==> flow/design.v <==
module cordic_step ( clock, ce, sin_in, cos_in, angle_in, t_angle, atan,
sin_out, cos_out, angle_out, t_angle_out );
parameter integer step = 0;  
parameter integer W = 12;  
input clock, ce;
input signed [W-1:0] sin_in, cos_in, angle_in, t_angle, atan;
output reg signed [W-1:0] sin_out, cos_out, angle_out, t_angle_out;
always @ (posedge clock)
begin
if( ce == 1'b1 )
begin
if(t_angle >= angle_in)
begin
cos_out <= cos_in - (sin_in >>> step);
sin_out <= ((cos_in >>> step) + sin_in);
angle_out <= angle_in + atan;
end
else if (t_angle < angle_in)
begin
cos_out <= cos_in + (sin_in >>> step);
sin_out <= -(cos_in >>> step) + sin_in;
angle_out <= angle_in - atan;
end
t_angle_out <= t_angle;
end  
end
endmodule
module mul_Kn(clock, ce, value_in, value_out, t_angle );
parameter integer W = 12;  
parameter FXP_SHIFT = 10;  
input clock, ce;
input signed[W-1:0] value_in, t_angle;
output reg signed[W-1:0] value_out;
reg signed [2*W-1:0] val, val_0, val_2, val_4, val_5, val_7, val_7_9_d, val_9;  
reg signed [2*W-1:0] val_0_2, val_4_5, val_7_9, val_0_2_4_5, val_0_2_4_5_7_9;  
always @ (posedge clock)
begin
if( ce == 1'b1 )
begin
val = value_in; val_0 <= val; val_2 <= val << 2; val_4 <= val << 4;
val_5 <= val << 5; val_7 <= val << 7; val_9 <= val << 9;
val_0_2 <= val_0 - val_2; val_4_5 <= val_4 - val_5; val_7_9 <= val_7 + val_9;
val_0_2_4_5 <= val_0_2 + val_4_5;
val_7_9_d <= val_7_9;  
val_0_2_4_5_7_9 = val_0_2_4_5 + val_7_9_d;
value_out <= val_0_2_4_5_7_9 >>> FXP_SHIFT;
end
end
endmodule
module cordic_pipeline_rtl( clock, reset, ce, angle_in, sin_out, cos_out, valid_out );
parameter integer W = 12;  
parameter FXP_MUL = 1024;  
parameter PIPE_LATENCY = 15;  
input clock, reset, ce;
input signed [W-1:0] angle_in;  
output signed [W-1:0] sin_out, cos_out;
output valid_out;
wire signed [11:0] atan[0:10];  
assign atan[0] = 12'sd804;
assign atan[1] = 12'sd475;
assign atan[2] = 12'sd251;
assign atan[3] = 12'sd127;
assign atan[4] = 12'sd64;
assign atan[5] = 12'sd32;
assign atan[6] = 12'sd16;
assign atan[7] = 12'sd8;
assign atan[8] = 12'sd4;
assign atan[9] = 12'sd2;
assign atan[10] = 12'sd1;
wire signed [W-1:0] sin_tab [0:11];
wire signed [W-1:0] cos_tab [0:11];
wire signed [W-1:0] t_angle_tab [0:11];  
wire signed [W-1:0] angle_tab [0:11];
reg unsigned [4:0] valid_cnt;  
always@(posedge clock)
begin
if ( reset == 1'b0 )
valid_cnt <= PIPE_LATENCY;  
else
if( ( valid_cnt != 0 ) && ( ce == 1'b1 ) )
valid_cnt <= valid_cnt - 1;  
end
assign valid_out = ( valid_cnt == 0 )? 1'b1 : 1'b0;  
assign cos_tab[0] = 1.0 * FXP_MUL;
assign sin_tab[0] = 0;
assign angle_tab[0] = 0;
assign t_angle_tab[0] = angle_in;
cordic_step #(0) cordic_step_0 ( clock, ce, sin_tab[0], cos_tab[0], angle_tab[0], t_angle_tab[0], atan[0],
sin_tab[1], cos_tab[1], angle_tab[1], t_angle_tab[1] );
cordic_step #(1) cordic_step_1 ( clock, ce, sin_tab[1], cos_tab[1], angle_tab[1], t_angle_tab[1], atan[1],
sin_tab[2], cos_tab[2], angle_tab[2], t_angle_tab[2] );
cordic_step #(2) cordic_step_2 ( clock, ce, sin_tab[2], cos_tab[2], angle_tab[2], t_angle_tab[2], atan[2],
sin_tab[3], cos_tab[3], angle_tab[3], t_angle_tab[3] );
cordic_step #(3) cordic_step_3 ( clock, ce, sin_tab[3], cos_tab[3], angle_tab[3], t_angle_tab[3], atan[3],
sin_tab[4], cos_tab[4], angle_tab[4], t_angle_tab[4] );
cordic_step #(4) cordic_step_4 ( clock, ce, sin_tab[4], cos_tab[4], angle_tab[4], t_angle_tab[4], atan[4],
sin_tab[5], cos_tab[5], angle_tab[5], t_angle_tab[5] );
cordic_step #(5) cordic_step_5 ( clock, ce, sin_tab[5], cos_tab[5], angle_tab[5], t_angle_tab[5], atan[5],
sin_tab[6], cos_tab[6], angle_tab[6], t_angle_tab[6] );
cordic_step #(6) cordic_step_6 ( clock, ce, sin_tab[6], cos_tab[6], angle_tab[6], t_angle_tab[6], atan[6],
sin_tab[7], cos_tab[7], angle_tab[7], t_angle_tab[7] );
cordic_step #(7) cordic_step_7 ( clock, ce, sin_tab[7], cos_tab[7], angle_tab[7], t_angle_tab[7], atan[7],
sin_tab[8], cos_tab[8], angle_tab[8], t_angle_tab[8] );
cordic_step #(8) cordic_step_8 ( clock, ce, sin_tab[8], cos_tab[8], angle_tab[8], t_angle_tab[8], atan[8],
sin_tab[9], cos_tab[9], angle_tab[9], t_angle_tab[9] );
cordic_step #(9) cordic_step_9 ( clock, ce, sin_tab[9], cos_tab[9], angle_tab[9], t_angle_tab[9], atan[9],
sin_tab[10], cos_tab[10], angle_tab[10], t_angle_tab[10] );
cordic_step #(10)cordic_step_10( clock, ce, sin_tab[10], cos_tab[10], angle_tab[10], t_angle_tab[10],
atan[10], sin_tab[11], cos_tab[11], angle_tab[11], t_angle_tab[11] );
mul_Kn mul_Kn_sin ( clock, ce, sin_tab[11], sin_out, t_angle_tab[11] );
mul_Kn mul_Kn_cos ( clock, ce, cos_tab[11], cos_out, t_angle_tab[11] );
endmodule
; Reports on cordic_pipeline_rtl
; What the tools print for cordic_pipeline_rtl, step after step.
; Line numbers count from 1 in the design file above.
; Operators: Yosys type, input widths -> output width; for muxes data width and select width s.
; Library cell names are shortened.
; A cell with -- has no value.
[inputs]
top = cordic_pipeline_rtl
clock_port = clock
cell_library = sky130hd
corner = tt_025C_1v80

; After elaboration
; Counts by Yosys on the flattened word-level netlist (proc, flatten, opt, wreduce). Print and check cells are left out.
[word_totals]
ff_bits = 849
inputBits = 15
elab_cells = 252
[op_classes]
addsub = 78
compare = 22
mux = 61
reduce_and_logical = 25
[op_table]
columns = operator, count
row1 = $mux 12, 60
row2 = $ge 12x12->1, 10
row3 = $lt 12x12->1, 10
row4 = $add 12x12->12, 9
row5 = $add 19x21->22, 2
row6 = $add 22x22->22, 2
row7 = $add 15x18->19, 2
row8 = $sub 16x17->18, 2
row9 = $sub 12x14->15, 2
row10 = $add 12x8->12 const B, 2
row11 = $sub 12x8->12 const B, 2
row12 = $reduce_and 2->1, 11
row13 = $reduce_bool 2->1, 11
row14 = $add 10x12->12, 1
row15 = $add 10x12->12 const A, 1
row16 = $neg 10->12, 1
row17 = $add 11x12->12 const A, 1
row18 = $ge 12x1->1 const B, 1
row19 = $lt 12x1->1 const B, 1
row20 = $add 12x10->12, 1
row21 = $sub 12x10->12, 1
row22 = $add 12x10->12 const B, 1
row23 = $sub 12x10->12 const B, 1
row24 = $add 12x11->12 const A, 1
row25 = $sub 12x11->12 const A, 1
row26 = $add 12x2->12, 1
row27 = $sub 12x2->12, 1
row28 = $add 12x3->12, 1
; Not listed: further kinds 46, cells in them 46.

; Depth
; Yosys ltp: most cells in a row. Word level: on the elaborated netlist, between registers, memories and ports. Mapped: between sequential cells and ports; inverters and the memories' decode and read muxes count.
[depth]
depth_word = 4
ABC_AREA = 0
ltp_mapped = 22
mapped_depth_nobuf = 21

; After synthesis
; Source: synth_stat.txt of the flow (Yosys; design flattened, memories mapped). It holds for the ABC_AREA given above (unset counts as 0); a run with the other value may have another netlist.
[by_type]
columns = type, count, type_area_um2
row1 = edfxtp_1, 591, 1.77E+04
row2 = ha_1, 455, 5692.96
row3 = xnor2_1, 240, 2.1E+03
row4 = inv_1, 347, 1.3E+03
row5 = a21oi_1, 197, 985.946
row6 = nor2_1, 200, 750.72
row7 = xor2_1, 79, 691.914
row8 = fa_1, 29, 580.557
row9 = a21o_1, 72, 540.518
row10 = o21ai_0, 100, 500.48
row11 = o21bai_1, 63, 472.954
row12 = nand2_1, 115, 431.664
row13 = nor3_1, 70, 350.336
row14 = nor2b_1, 37, 231.472
row15 = o21a_1, 26, 195.187
row16 = a21boi_0, 21, 157.651
row17 = a31oi_1, 24, 150.144
row18 = mux2i_1, 15, 150.144
; Other cell types: 80; their cells: 294.
[mapped]
stdcells = 2975
yosys_area_um2 = 35373.9
seqArea_um2 = 17847.1
ffs = 596
buffers = 37
; The figures by module come from a second, unflattened synthesis with its own total; it is not the netlist above.
[unflattened]
hier_cells = 4868
hier_area_um2 = 52026.1
; Each row is one instance without its submodules.
[modules]
columns = module, n_inst, n_cells, area_um2
row1 = mul_Kn, 2, 401, 4993.5
row2 = cordic_step (step=0), 1, 449, 4200.3
row3 = cordic_step (step=2), 1, 393, 3911.3
row4 = cordic_step (step=7), 1, 371, 3857.4
row5 = cordic_step (step=3), 1, 381, 3844.9
row6 = cordic_step (step=6), 1, 371, 3834.9
row7 = cordic_step (step=5), 1, 368, 3833.7
row8 = cordic_step (step=1), 1, 354, 3813.7
row9 = cordic_step (step=4), 1, 365, 3756.1
row10 = cordic_step (step=9), 1, 338, 3654.8
row11 = cordic_step (step=8), 1, 334, 3602.2
row12 = cordic_step (step=10), 1, 311, 3442.1
row13 = cordic_pipeline_rtl, 1, 31, 287.8

; Worst setup path after synthesis
; Path of least setup slack by OpenSTA after synthesis, without wires, with an ideal clock, recovery checks aside; 20% of the period is set as input and as output delay. Where synthesis merged equal registers, the netlist keeps one of their names.
[synth_path]
path_kind = flip-flop to flip-flop
from = register cordic_step_6.angle_out[7]
to = register cordic_step_7.sin_out[11]
tclk_ns = 4.5
arrival_time_ns = 4.021
path_slack_ns = 0.222
delay_ns = 4.279
driving_pins = 20
path_buffers = 1
synth_period_reached_ns = 4.278
; "delay_ns" = arrival - input delay + setup time.
; "driving_pins": output pins that drive a net of the path, with the launching flip-flop's if there is one; two outputs of one cell count as two.
; "synth_period_reached_ns" is the clock period less the worst setup slack; recovery checks do not enter. This is arithmetic on one report: input and output delays are still those of the set period (20% each).
; The rows between start and end are the longest chain of elaborated cells between them; the timing report does not say that the signal goes this way. Where chains are equally long, one stands for them.
; A line is the first line of the expression or statement that the cell stems from. Yosys adds cells for indexed reads and writes and turns some case tables into memories.
; The path ends at the data pin of a flip-flop with enable; ways to the enable are not counted.
[synth_via]
cell_sequence = edfxtp_1 -> inv_1 -> ha_1 -> a21o_1 -> a21o_1 -> a2111oi_0 -> o21ai_1 -> nand2_1 -> buf_1 -> o21ai_0 -> ha_1 -> a21o_1 -> a21oi_1 -> o21bai_1 -> a21oi_1 -> nor2b_1 -> o2111ai_1 -> nand3_1 -> o41a_1 -> xnor2_1
elab_chain_cells = 3
[synth_rtl]
columns = element, line_no
row1 = start: declaration, 7  ; output reg signed [W-1:0] sin_out, cos_out, angle_out, t_angle_out;
row2 = start: assignment, 16  ; angle_out <= angle_in + atan;
row3 = start: assignment, 22  ; angle_out <= angle_in - atan;
row4 = $lt 12x12->1, 18  ; else if (t_angle < angle_in)
row5 = $mux 12, 18
row6 = $mux 12, 12  ; if(t_angle >= angle_in)
row7 = end: assignment, 15  ; sin_out <= ((cos_in >>> step) + sin_in);
row8 = end: assignment, 21  ; sin_out <= -(cos_in >>> step) + sin_in;
row9 = end: declaration, 7

; Timing after layout
; Path of least setup slack in the final report of run 1 (OpenROAD, finished layout, wires in). Where an end is a register, its clock arrival counts in the times.
[layout_path]
path_kind = flip-flop to flip-flop
from = register cordic_step_7.t_angle_out[1]
to = register cordic_step_8.sin_out[11]
tclk_ns = 4.5
arrival_time_ns = 4.60
path_slack_ns = 0.24
driving_pins = 19
path_buffers = 0
; The rows between start and end are the longest chain of elaborated cells between them; the timing report does not say that the signal goes this way. Where chains are equally long, one stands for them.
; The path ends at the data pin of a flip-flop with enable; ways to the enable are not counted.
[layout_via]
cell_sequence = edfxtp_1 -> ha_1 -> a21o_1 -> a21o_1 -> a2111oi_2 -> nor4b_1 -> o21ai_1 -> a31o_4 -> nand2_1 -> o21ai_0 -> ha_1 -> a21o_1 -> a21oi_1 -> o21bai_1 -> a21oi_2 -> o21bai_1 -> nand4_1 -> a31oi_1 -> xnor3_1
elab_chain_cells = 3
[layout_rtl]
columns = element, line_no
row1 = start: declaration, 7  ; output reg signed [W-1:0] sin_out, cos_out, angle_out, t_angle_out;
row2 = start: assignment, 24  ; t_angle_out <= t_angle;
row3 = $lt 12x12->1, 18  ; else if (t_angle < angle_in)
row4 = $mux 12, 18
row5 = $mux 12, 12  ; if(t_angle >= angle_in)
row6 = end: assignment, 15  ; sin_out <= ((cos_in >>> step) + sin_in);
row7 = end: assignment, 21  ; sin_out <= -(cos_in >>> step) + sin_in;
row8 = end: declaration, 7

==> results <==
Measured results for cordic_pipeline_rtl: 4 stored runs of the Yosys and OpenROAD flow on sky130hd. The settings differ; the order carries no meaning. The constraints put input and output delay at 20% of the set period each and load the outputs with 0.01 pF.
"achieved_clock_period_ns" is the run's clock period less its worst setup slack. It is reckoned from that one timing run; input and output delays stay at 20% of the period that was set.
By "worstPathTime_ns" is meant the share of the clock period that the worst setup path is allowed (20% is reserved at inputs, 20% at outputs), minus its slack. Clock arrival times at its registers enter into it.

# run 1
==> flow/run.sh <==
#!/bin/bash
# the make line also repeats the synthesis and layout settings of config.mk as NAME=value (left out here)
make -C /OpenROAD-flow-scripts/flow DESIGN_CONFIG=/design/flow/config.mk WORK_HOME=/design/flow/orfs CLKGATE_MAP_FILE= finish
==> flow/config.mk <==
export PLATFORM = sky130hd
export DESIGN_NAME = cordic_pipeline_rtl
export DESIGN_NICKNAME = cordic_pipeline_rtl
export VERILOG_FILES = /design/flow/design.v
export SDC_FILE = /design/flow/constraint.sdc
export NUM_CORES = 4
export LEC_CHECK = 0
export CAP_MARGIN = 15
export CELL_PAD_IN_SITES_DETAIL_PLACEMENT = 1
export CORE_ASPECT_RATIO = 1.03
export CORE_MARGIN = 2
export CORE_UTILIZATION = 40
export CTS_CLUSTER_DIAMETER = 189
export SLEW_MARGIN = 20
==> flow/constraint.sdc <==
create_clock -name core_clock -period 4.5 [get_ports {clock}]
set_input_delay 0.9000 -clock core_clock [delete_from_list [all_inputs] [get_ports {clock}]]
set_output_delay 0.9000 -clock core_clock [all_outputs]
set_load 0.01 [all_outputs]

==> run 1: results <==
worstPathTime_ns=4.26
critical_path_kind="flip-flop to flip-flop"
post_route_util_pct=45.7
final_setup_tns_ns=0.000
layout_stdcell_area_um2=39963.3
ws_hold_ns=0.410
achieved_clock_period_ns=4.260
final_setup_ws_ns=0.240
post_synth_area_um2=35373.9
final_die_area_um2=90830.2

# run 2
==> flow/run.sh <==
#!/bin/bash
# the make line also repeats the synthesis and layout settings of config.mk as NAME=value (left out here)
make -C /OpenROAD-flow-scripts/flow DESIGN_CONFIG=/design/flow/config.mk WORK_HOME=/design/flow/orfs CLKGATE_MAP_FILE= finish
==> flow/config.mk <==
export PLATFORM = sky130hd
export DESIGN_NAME = cordic_pipeline_rtl
export DESIGN_NICKNAME = cordic_pipeline_rtl
export VERILOG_FILES = /design/flow/design.v
export SDC_FILE = /design/flow/constraint.sdc
export NUM_CORES = 4
export LEC_CHECK = 0
export CAP_MARGIN = 20
export CELL_PAD_IN_SITES_GLOBAL_PLACEMENT = 1
export CORE_MARGIN = 2
export CORE_UTILIZATION = 44
export GPL_ROUTABILITY_DRIVEN = 1
export GPL_TIMING_DRIVEN = 0
export HOLD_SLACK_MARGIN = 0.09
export MIN_ROUTING_LAYER = met2
export PLACE_DENSITY_LB_ADDON = 0.14
export SLEW_MARGIN = 30
==> flow/constraint.sdc <==
create_clock -name core_clock -period 4.91 [get_ports {clock}]
set_input_delay 0.9820 -clock core_clock [delete_from_list [all_inputs] [get_ports {clock}]]
set_output_delay 0.9820 -clock core_clock [all_outputs]
set_load 0.01 [all_outputs]

==> run 2: results <==
worstPathTime_ns=4.67
critical_path_kind="flip-flop to flip-flop"
post_route_util_pct=50.1
final_setup_tns_ns=0.000
layout_stdcell_area_um2=39720.6
ws_hold_ns=0.392
achieved_clock_period_ns=4.666
final_setup_ws_ns=0.244
post_synth_area_um2=35373.9
final_die_area_um2=82679.3

# run 3
==> flow/run.sh <==
#!/bin/bash
# the make line also repeats the synthesis and layout settings of config.mk as NAME=value (left out here)
make -C /OpenROAD-flow-scripts/flow DESIGN_CONFIG=/design/flow/config.mk WORK_HOME=/design/flow/orfs CLKGATE_MAP_FILE= finish
==> flow/config.mk <==
export PLATFORM = sky130hd
export DESIGN_NAME = cordic_pipeline_rtl
export DESIGN_NICKNAME = cordic_pipeline_rtl
export VERILOG_FILES = /design/flow/design.v
export SDC_FILE = /design/flow/constraint.sdc
export NUM_CORES = 4
export LEC_CHECK = 0
export CAP_MARGIN = 20
export CORE_MARGIN = 2
export CORE_UTILIZATION = 40
export SLEW_MARGIN = 20
==> flow/constraint.sdc <==
create_clock -name core_clock -period 4.26 [get_ports {clock}]
set_input_delay 0.8520 -clock core_clock [delete_from_list [all_inputs] [get_ports {clock}]]
set_output_delay 0.8520 -clock core_clock [all_outputs]
set_load 0.01 [all_outputs]

==> run 3: results <==
worstPathTime_ns=4.05
critical_path_kind="flip-flop to flip-flop"
post_route_util_pct=46.3
final_setup_tns_ns=0.000
layout_stdcell_area_um2=40757.8
ws_hold_ns=0.410
achieved_clock_period_ns=4.047
final_setup_ws_ns=0.213
post_synth_area_um2=35373.9
final_die_area_um2=90829.9

# run 4
==> flow/run.sh <==
#!/bin/bash
# the make line also repeats the synthesis and layout settings of config.mk as NAME=value (left out here)
make -C /OpenROAD-flow-scripts/flow DESIGN_CONFIG=/design/flow/config.mk WORK_HOME=/design/flow/orfs CLKGATE_MAP_FILE= finish
==> flow/config.mk <==
export PLATFORM = sky130hd
export DESIGN_NAME = cordic_pipeline_rtl
export DESIGN_NICKNAME = cordic_pipeline_rtl
export VERILOG_FILES = /design/flow/design.v
export SDC_FILE = /design/flow/constraint.sdc
export NUM_CORES = 4
export LEC_CHECK = 0
export ABC_AREA = 1
export CAP_MARGIN = 30
export CELL_PAD_IN_SITES_DETAIL_PLACEMENT = 1
export CORE_ASPECT_RATIO = 0.72
export CORE_MARGIN = 4
export CORE_UTILIZATION = 40
export CTS_CLUSTER_DIAMETER = 304
export GPL_TIMING_DRIVEN = 1
export PLACE_DENSITY_LB_ADDON = 0.06
export SLEW_MARGIN = 20
export TNS_END_PERCENT = 15
==> flow/constraint.sdc <==
create_clock -name core_clock -period 4.5 [get_ports {clock}]
set_input_delay 0.9000 -clock core_clock [delete_from_list [all_inputs] [get_ports {clock}]]
set_output_delay 0.9000 -clock core_clock [all_outputs]
set_load 0.01 [all_outputs]

==> run 4: results <==
worstPathTime_ns=4.16
critical_path_kind="flip-flop to flip-flop"
post_route_util_pct=45.5
final_setup_tns_ns=0.000
layout_stdcell_area_um2=40089.7
ws_hold_ns=0.397
achieved_clock_period_ns=4.162
final_setup_ws_ns=0.338
post_synth_area_um2=35775.6
final_die_area_um2=94353.2
